==> flow/design.v <==
`default_nettype none
module busBridge3
  (i_CLK,
   i_rst,
   i_dataRx,
   i_strobeRx,
   o_dataTx,
   i_strobeTx,
   i_strobeSync,
   o_busAddr,
   o_busData,
   i_busData,
   o_busWe,
   o_busRe,
   i_busAck  
   );
   input wire   i_CLK;      
   input wire   i_rst;  
   input wire [7:0] i_dataRx;
   input wire 	    i_strobeRx;  
   output wire [7:0] o_dataTx;
   input wire 	     i_strobeTx;  
   input wire 	     i_strobeSync;
   output reg [31:0] o_busAddr;
   output reg [31:0] o_busData;
   input wire [31:0] i_busData;
   output reg 	     o_busWe;   
   output reg 	     o_busRe;
   input wire 	     i_busAck;
   localparam STROBE_TX_DELAY = 32'd2;  
   reg 		     pendingRead;
   reg [15:0] 	     readMargin;
   reg [15:0] 	     readMarginMin;
   reg [31:0] 	     shiftIn;
   wire [31:0] 	     nextShiftIn = {i_dataRx, shiftIn[31:8]};
   reg [31:0] 	     shiftOut;
   wire [31:0] 	     nextShiftOut = {8'd0, shiftOut[31:8]};
   assign o_dataTx = shiftOut[7:0];
   localparam STATE_IDLE = 8'd0;
   localparam STATE_ADDRINC = 8'd1;
   localparam STATE_WORDWIDTH = 8'd2;
   localparam STATE_NWORDS = 8'd3;
   localparam STATE_ADDRWRITE = 8'd4;
   localparam STATE_WRITE = 8'd5;
   localparam STATE_ADDRREAD = 8'd6;
   localparam STATE_READ = 8'd7;
   localparam STATE_MARGIN = 8'd8;
   reg [1:0] 	     nRemMinusOne;
   reg [7:0] 	     state;
   reg [31:0] 	     addr;
   reg [7:0] 	     config_addrInc;
   reg [1:0] 	     config_wordwidthMinusOne;
   reg [15:0] 	     config_nWordsMinusOne;
   reg [15:0] 	     countNWords;
   task doRead(input [31:0] newAddr, input[15:0] paramCountMinusOne);
      begin
	 o_busRe <= 1'b1;
	 o_busAddr <= newAddr;
	 pendingRead <= 1'b1;
	 addr <= newAddr + {24'd0, config_addrInc};
	 readMargin <= 16'd0;	 
	 if (paramCountMinusOne == 16'd0) begin
	    state <= STATE_IDLE;
	    nRemMinusOne <= 2'd0;		 
	    countNWords <= 16'dx;		 
	 end else begin
	    countNWords <= paramCountMinusOne - 16'd1;
	    state <= STATE_READ;
	    nRemMinusOne <= config_wordwidthMinusOne;		 
	 end
      end
   endtask   
   always @(posedge i_CLK) begin
      o_busWe <= 1'b0;
      o_busRe <= 1'b0;      
      o_busAddr <= 32'bx;      
      o_busData <= 32'bx;      
      readMargin <= (readMargin == 16'hFFFF) ? readMargin : readMargin + 16'd1;
      if (i_strobeTx) begin
	 shiftOut 	<= nextShiftOut;
	 if (pendingRead)
	   readMarginMin <= 16'd0;  
	 else
	   readMarginMin <= readMargin < readMarginMin ? readMargin : readMarginMin;  
      end
      if (i_busAck & pendingRead) begin
	 shiftOut <= i_busData;
	 pendingRead <= 1'b0;
	 readMargin <= 16'd0;
      end
      if (i_strobeRx) begin
	 shiftIn <= nextShiftIn;
	 nRemMinusOne <= nRemMinusOne - 2'd1;
	 if (nRemMinusOne == 2'd0) begin
	    case (state)
	      STATE_IDLE: begin
		 case (i_dataRx)
		   STATE_ADDRWRITE: begin
		      state <= i_dataRx; 
		      nRemMinusOne <= 2'd3;
		   end
		   STATE_WRITE: begin
		      state <= i_dataRx;
		      countNWords <= config_nWordsMinusOne;
		      nRemMinusOne <= config_wordwidthMinusOne;      
		   end
		   STATE_ADDRREAD: begin
		      state <= i_dataRx; 
		      nRemMinusOne <= 2'd3;
		   end
		   STATE_ADDRINC: begin
		      state <= i_dataRx; 
		      nRemMinusOne <= 2'd0;
		   end
		   STATE_WORDWIDTH: begin 
		      state <= i_dataRx; 
		      nRemMinusOne <= 2'd0;
		   end
		   STATE_NWORDS: begin 
		      state <= i_dataRx; 
		      nRemMinusOne <= 2'd1;
		   end
		   STATE_READ: begin
		      doRead(addr, config_nWordsMinusOne);
		   end
		   STATE_MARGIN: begin
		      state <= i_dataRx; 
		      nRemMinusOne <= 2'd0;
		      if (pendingRead) begin
			 shiftOut <= 16'd0;
			 pendingRead <= 1'b0;
		      end else begin
			 shiftOut <= (readMarginMin < STROBE_TX_DELAY) ? 32'd0 : readMarginMin - STROBE_TX_DELAY;
		      end
		      readMarginMin <= 16'hFFFF;
		   end
		   default: begin 
		      state <= STATE_IDLE;
		      nRemMinusOne <= 2'd0;
		   end
		 endcase
	      end
	      STATE_ADDRWRITE: begin 
		 addr <= nextShiftIn;
		 state <= STATE_WRITE;
		 countNWords <= config_nWordsMinusOne;
		 nRemMinusOne <= config_wordwidthMinusOne;      
	      end
	      STATE_ADDRREAD: begin
		 doRead(nextShiftIn, config_nWordsMinusOne);
	      end
	      STATE_ADDRINC: begin 
		 config_addrInc <= nextShiftIn[31:24];
		 state <= STATE_IDLE;
		 nRemMinusOne <= 2'd0;
	      end
	      STATE_WORDWIDTH: begin
		 config_wordwidthMinusOne <= nextShiftIn[31:24];
		 state <= STATE_IDLE;
		 nRemMinusOne <= 2'd0;
	      end
	      STATE_NWORDS: begin
		 config_nWordsMinusOne <= nextShiftIn[31:16];
		 state <= STATE_IDLE;
		 nRemMinusOne <= 2'd0;
	      end
	      STATE_WRITE: begin
		 o_busWe <= 1'b1;
		 o_busAddr <= addr;		 
		 case (config_wordwidthMinusOne)
		   2'd0: o_busData <= {24'd0, nextShiftIn[31:24]};		   
		   2'd1: o_busData <= {16'd0, nextShiftIn[31:16]};
		   2'd2: o_busData <= {8'd0, nextShiftIn[31:8]};
		   2'd3: o_busData <= nextShiftIn;
		 endcase
		 addr <= addr + {24'd0, config_addrInc};
		 if (countNWords == 16'd0) begin
		    state <= STATE_IDLE;
		    nRemMinusOne <= 2'd0;		 
		    countNWords <= 16'dx;		 
		 end else begin
		    countNWords <= countNWords - 16'd1;
		    nRemMinusOne <= config_wordwidthMinusOne;		 
		 end
	      end
	      STATE_READ: begin
		 doRead(addr, countNWords);
	      end
	      STATE_MARGIN: begin
		 state <= STATE_IDLE;
		 nRemMinusOne <= 2'd0;		 	      
	      end
	      default: begin
		 state <= STATE_IDLE;
		 nRemMinusOne <= 2'd0;		 	      
	      end
	    endcase
	 end  
      end  
      if (i_strobeSync) begin
	 state <= STATE_IDLE;
	 nRemMinusOne <= 2'd0;
	 pendingRead <= 1'b0;	 
      end
      if (i_rst) begin
	 o_busWe <= 1'b0;
	 o_busRe <= 1'b0;
	 o_busAddr <= 32'd0;
	 pendingRead <= 1'b0;
	 readMargin <= 16'hFFFF;
	 readMarginMin <= 16'hFFFF;
	 shiftIn <= 32'd0;
	 shiftOut <= 32'd0;
	 nRemMinusOne <= 2'd0;
	 state <= STATE_IDLE;
	 addr <= 32'd0;
	 config_addrInc <= 8'd1;
	 config_wordwidthMinusOne <= 2'd3;
	 config_nWordsMinusOne <= 16'd0;
	 countNWords <= 16'd0;
      end
   end   
endmodule
; Reports on busBridge3
; What the tools print for busBridge3, step after step.
; Line numbers count from 1 in the design file above.
; Operators carry their Yosys type and port widths (W data, S select, Z words).
; Library cell names are shortened.
; Not given: -
[design]
top_module = busBridge3
clock_port = i_CLK
cell_library = sky130hd
corner = tt_025C_1v80

; After elaboration
; Counts by Yosys on the flattened word-level netlist (proc, flatten, opt, wreduce; memories kept). Register bits leave out memories and registers merged into their read ports (data or address). Print and check cells are left out. Cells with the same type and inputs are merged into one.
[op_classes]
mux = 54
reduce_logical = 19
n_logic = 3
n_eq = 22
cmp = 2
add_sub_neg = 7
[op_table]
columns = op, n
row1 = $mux W32, 15
row2 = $pmux W32 S4, 2
row3 = $mux W16, 14
row4 = $pmux W32 S3, 1
row5 = $add A32 B8 Y32, 2
row6 = $eq A8 B3 Y1 const B, 8
row7 = $pmux W16 S4, 1
row8 = $pmux W16 S2, 2
row9 = $pmux W8 S5, 1
row10 = $sub A16 B1 Y16 const B, 2
row11 = $logic_not A16 Y1, 2
row12 = $eq A8 B2 Y1 const B, 4
row13 = $sub A16 B2 Y17 const B, 1
row14 = $add A16 B1 Y16 const B, 1
row15 = $lt A16 B16 Y1, 1
row16 = $eq A16 B16 Y1 const B, 1
row17 = $lt A16 B2 Y1 const B, 1
row18 = $eq A8 B1 Y1 const B, 2
row19 = $pmux W8 S2, 1
row20 = $pmux W2 S4, 2
row21 = $reduce_and A3 Y1, 4
row22 = $reduce_or A2 Y1, 4
row23 = $reduce_and A4 Y1, 2
row24 = $eq A8 B4 Y1 const B, 1
row25 = $logic_not A8 Y1, 1
row26 = $mux W8, 1
row27 = $reduce_or A7 Y1, 1
row28 = $mux W3, 2
; Not listed: further kinds 14, cells in them 27.
[word_totals]
out_inout_bits = 74
in_bits = 46
elab_cells = 123
reg_bits = 247

; Logic depth
; Longest topological path by Yosys (ltp), each cell counted once; first at word level (registers and memories cut), then after technology mapping (sequential cells cut; the memories' decode and read muxes count).
[logic_depth]
depth_word = 8
ABC_AREA = 1
ltp_mapped = 24

; Mapped cells and area
; Source: synth_stat.txt of the flow (Yosys; design flattened, memories mapped). It holds for the ABC_AREA given above (unset counts as 0); a run with the other value may have another netlist.
[mapped]
cells = 1840
synth_area_um2 = 12913.6
n_buf = 96
flip_flops = 239
[by_type]
columns = type, n, type_area_um2
row1 = dfxtp_1, 239, 4.78E+03
row2 = nand2_1, 369, 1.39E+03
row3 = a21oi_1, 172, 860.826
row4 = o21ai_0, 136, 680.653
row5 = nor2_1, 172, 645.619
row6 = inv_1, 164, 615.59
row7 = nand3_1, 122, 610.586
row8 = o211ai_1, 53, 397.882
row9 = ha_1, 28, 350.336
row10 = xor2_1, 30, 262.752
row11 = clkbuf_1, 62, 232.723
row12 = a211oi_1, 29, 217.709
row13 = nand4_1, 24, 150.144
row14 = o22ai_1, 24, 150.144
row15 = nand2_2, 19, 118.864
row16 = nor2_4, 10, 112.608
row17 = buf_2, 22, 110.106
row18 = o221ai_1, 12, 105.101
; Other cell types: 41; their cells: 153.

; Path before layout
; OpenSTA on the mapped netlist: ideal clock, no wires. The path of least setup slack (recovery checks aside). Input and output delay are each 20% of the period. Register names are those of the netlist, which keeps one name where synthesis merged equal registers.
[synth_timing]
path_kind = reg-to-reg
startpoint = register state[1]
endpoint = register addr[29]
delay_ns = 3.138
path_buffers = 3
setup_slack_ns = 1.862
tclk_ns = 5.0
t_first_pin_ns = 0.000
stages = 21
t_required_ns = 4.869
t_arrival_ns = 3.007
period_less_setup_slack_ns = 3.138
; "delay_ns" is the arrival time less input delay plus setup time.
; "stages" counts driving pins, that of a launching flip-flop among them; a cell with two outputs on the path counts twice.
; "period_less_setup_slack_ns" is the clock period less the worst setup slack; recovery checks do not enter. This is arithmetic on one report: input and output delays are still those of the set period (20% each).
; Between the ends stands the longest chain of elaborated cells between them, by number of cells; it is not shown to be the way that was timed. Of several equally long chains one is given.
; Each line given opens the expression or statement behind the cell; cells for indexed reads and writes are added by Yosys, which also makes memories of some case tables.
; At most two assigning lines are given for a register; there are more.
[synth_via]
path_cell_list = dfxtp_1 nand2_2 nor2_8 nand2_4 clkbuf_1 inv_1 buf_2 buf_1 a21oi_1 ha_1 or2_2 nand3_1 nand3_1 nand3_1 nand2_1 nand2_1 nor2_2 nand3_1 nand3_1 nand2_1 a21oi_2
elab_chain_len = 4
[synth_rtl]
columns = item, line_no
row1 = start: declaration, 49  ; reg [7:0] state;
row2 = start: assignment, 99  ; state <= i_dataRx;
row3 = start: assignment, 103  ; state <= i_dataRx;
row4 = $eq A8 B3 Y1, 95  ; case (state)
row5 = $reduce_or A2 Y1, -
row6 = $reduce_bool A4 Y1, -
row7 = $reduce_and A4 Y1, -
row8 = end: assignment, 144  ; addr <= nextShiftIn;
row9 = end: assignment, 176  ; addr <= addr + {24'd0, config_addrInc};
row10 = end: declaration, 50  ; reg [31:0] addr;

; Worst path after layout
; Path of least setup slack in the final report of flow run 1 (OpenROAD, finished layout, wires in). Where an end is a register, its clock arrival counts in the times.
[layout_timing]
path_kind = reg-to-reg
startpoint = register state[1]
endpoint = register addr[26]
path_buffers = 3
stages = 23
setup_slack_ns = 0.58
t_first_pin_ns = 0.58
t_required_ns = 5.43
tclk_ns = 5.0
t_arrival_ns = 4.85
; Between the ends stands the longest chain of elaborated cells between them, by number of cells; it is not shown to be the way that was timed. Of several equally long chains one is given.
; At most two assigning lines are given for a register; there are more.
[layout_via]
path_cell_list = dfxtp_1 nand2_2 nor2_8 nand2_4 clkbuf_1 inv_1 buf_2 buf_2 nor2_1 a21oi_1 ha_1 fa_1 nand3_1 nand2_1 nand4_1 nand2_1 nand2_1 nor2_1 nand3_1 nand2_1 nand3_1 nand2_1 a21oi_1
elab_chain_len = 4
[layout_rtl]
columns = item, line_no
row1 = start: declaration, 49  ; reg [7:0] state;
row2 = start: assignment, 99  ; state <= i_dataRx;
row3 = start: assignment, 103  ; state <= i_dataRx;
row4 = $eq A8 B3 Y1, 95  ; case (state)
row5 = $reduce_or A2 Y1, -
row6 = $reduce_bool A4 Y1, -
row7 = $reduce_and A4 Y1, -
row8 = end: assignment, 144  ; addr <= nextShiftIn;
row9 = end: assignment, 176  ; addr <= addr + {24'd0, config_addrInc};
row10 = end: declaration, 50  ; reg [31:0] addr;

; Design busBridge3 on sky130hd. What follows are 6 stored runs of the flow, each under its own settings; their order means nothing. The constraints put input and output delay at 20% of the set period each and load the outputs with 0.01 pF.
; By "achieved_period_ns" is meant the clock period of the run minus its worst setup slack. This is arithmetic on one report: input and output delays are still those of the set period (20% each).
; "critical_path_time_ns" means the part of the period allowed to the worst setup path (the constraints hold back 20% at inputs and 20% at outputs) less its slack; where the path has registers, the arrival times of their clocks count too.
; By "totalPower_mw" is meant OpenSTA's value without simulated activity: inputs other than the clock are taken to toggle once in ten clock periods, and the tool carries that through the logic.

[flow run 1: settings]
ABC_AREA = 1
CORE_MARGIN = 8
CORE_UTILIZATION = 25
GPL_TIMING_DRIVEN = 0
HOLD_SLACK_MARGIN = 0.06
PLACE_DENSITY_LB_ADDON = 0.1
TNS_END_PERCENT = 20
period_ns = 5.0
CAP_MARGIN = 20
SLEW_MARGIN = 20
[flow run 1: results]
critical_path_time_ns = 4.42
timing.worst_path_kind = reg-to-reg
setup_tns_ns = 0.000
totalPower_mw = 5.057
final_setup_ws_ns = 0.578
ys_area_um2 = 12913.6
die_footprint_um2 = 59182.7
finish.stdcell_area_um2 = 15891.5
post_route_util_frac = 0.31
holdWs_ns = 0.441
achieved_period_ns = 4.422

[flow run 2: settings]
CORE_UTILIZATION = 40
period_ns = 4.75
CAP_MARGIN = 20
CORE_MARGIN = 2
SLEW_MARGIN = 20
[flow run 2: results]
final_setup_ws_ns = 0.393
achieved_period_ns = 4.357
post_route_util_frac = 0.478
finish.stdcell_area_um2 = 15439.8
ys_area_um2 = 12998.7
totalPower_mw = 5.681
critical_path_time_ns = 4.36
timing.worst_path_kind = reg-to-reg
holdWs_ns = 0.455
setup_tns_ns = 0.000
die_footprint_um2 = 33955.4

[flow run 3: settings]
CORE_UTILIZATION = 25
GPL_TIMING_DRIVEN = 0
TNS_END_PERCENT = 5
period_ns = 5.0
CAP_MARGIN = 20
CORE_MARGIN = 2
SLEW_MARGIN = 20
[flow run 3: results]
critical_path_time_ns = 4.85
timing.worst_path_kind = reg-to-reg
setup_tns_ns = 0.000
post_route_util_frac = 0.313
holdWs_ns = 0.456
ys_area_um2 = 12998.7
totalPower_mw = 5.469
finish.stdcell_area_um2 = 16081.7
achieved_period_ns = 4.853
final_setup_ws_ns = 0.147
die_footprint_um2 = 53835.6

[flow run 4: settings]
CORE_UTILIZATION = 45
period_ns = 4.75
CAP_MARGIN = 20
CORE_MARGIN = 2
SLEW_MARGIN = 20
[flow run 4: results]
die_footprint_um2 = 30262.1
ys_area_um2 = 12998.7
critical_path_time_ns = 4.47
timing.worst_path_kind = reg-to-reg
post_route_util_frac = 0.537
finish.stdcell_area_um2 = 15342.2
holdWs_ns = 0.461
final_setup_ws_ns = 0.285
setup_tns_ns = 0.000
achieved_period_ns = 4.465
totalPower_mw = 5.607

[flow run 5: settings]
ABC_AREA = 1
CAP_MARGIN = 25
CELL_PAD_IN_SITES_DETAIL_PLACEMENT = 1
CORE_ASPECT_RATIO = 0.61
CORE_MARGIN = 10
CORE_UTILIZATION = 45
CTS_CLUSTER_SIZE = 81
GPL_TIMING_DRIVEN = 1
MAX_ROUTING_LAYER = met4
PLACE_DENSITY_LB_ADDON = 0.22
SETUP_SLACK_MARGIN = 0.24
TNS_END_PERCENT = 5
period_ns = 2.9
SLEW_MARGIN = 20
[flow run 5: results]
totalPower_mw = 8.656
holdWs_ns = 0.468
critical_path_time_ns = 2.84
timing.worst_path_kind = reg-to-reg
die_footprint_um2 = 36080.3
finish.stdcell_area_um2 = 16216.8
achieved_period_ns = 2.840
ys_area_um2 = 12913.6
post_route_util_frac = 0.573
final_setup_ws_ns = 0.060
setup_tns_ns = 0.000

[flow run 6: settings]
CAP_MARGIN = 10
CORE_UTILIZATION = 22
GPL_ROUTABILITY_DRIVEN = 1
GPL_TIMING_DRIVEN = 0
MAX_ROUTING_LAYER = met4
PLACE_DENSITY_LB_ADDON = 0.15
period_ns = 6.02
CORE_MARGIN = 2
SLEW_MARGIN = 20
[flow run 6: results]
setup_tns_ns = 0.000
critical_path_time_ns = 5.82
timing.worst_path_kind = reg-to-reg
die_footprint_um2 = 61046.1
totalPower_mw = 4.566
finish.stdcell_area_um2 = 16124.2
post_route_util_frac = 0.275
final_setup_ws_ns = 0.196
ys_area_um2 = 12998.7
achieved_period_ns = 5.824
holdWs_ns = 0.463
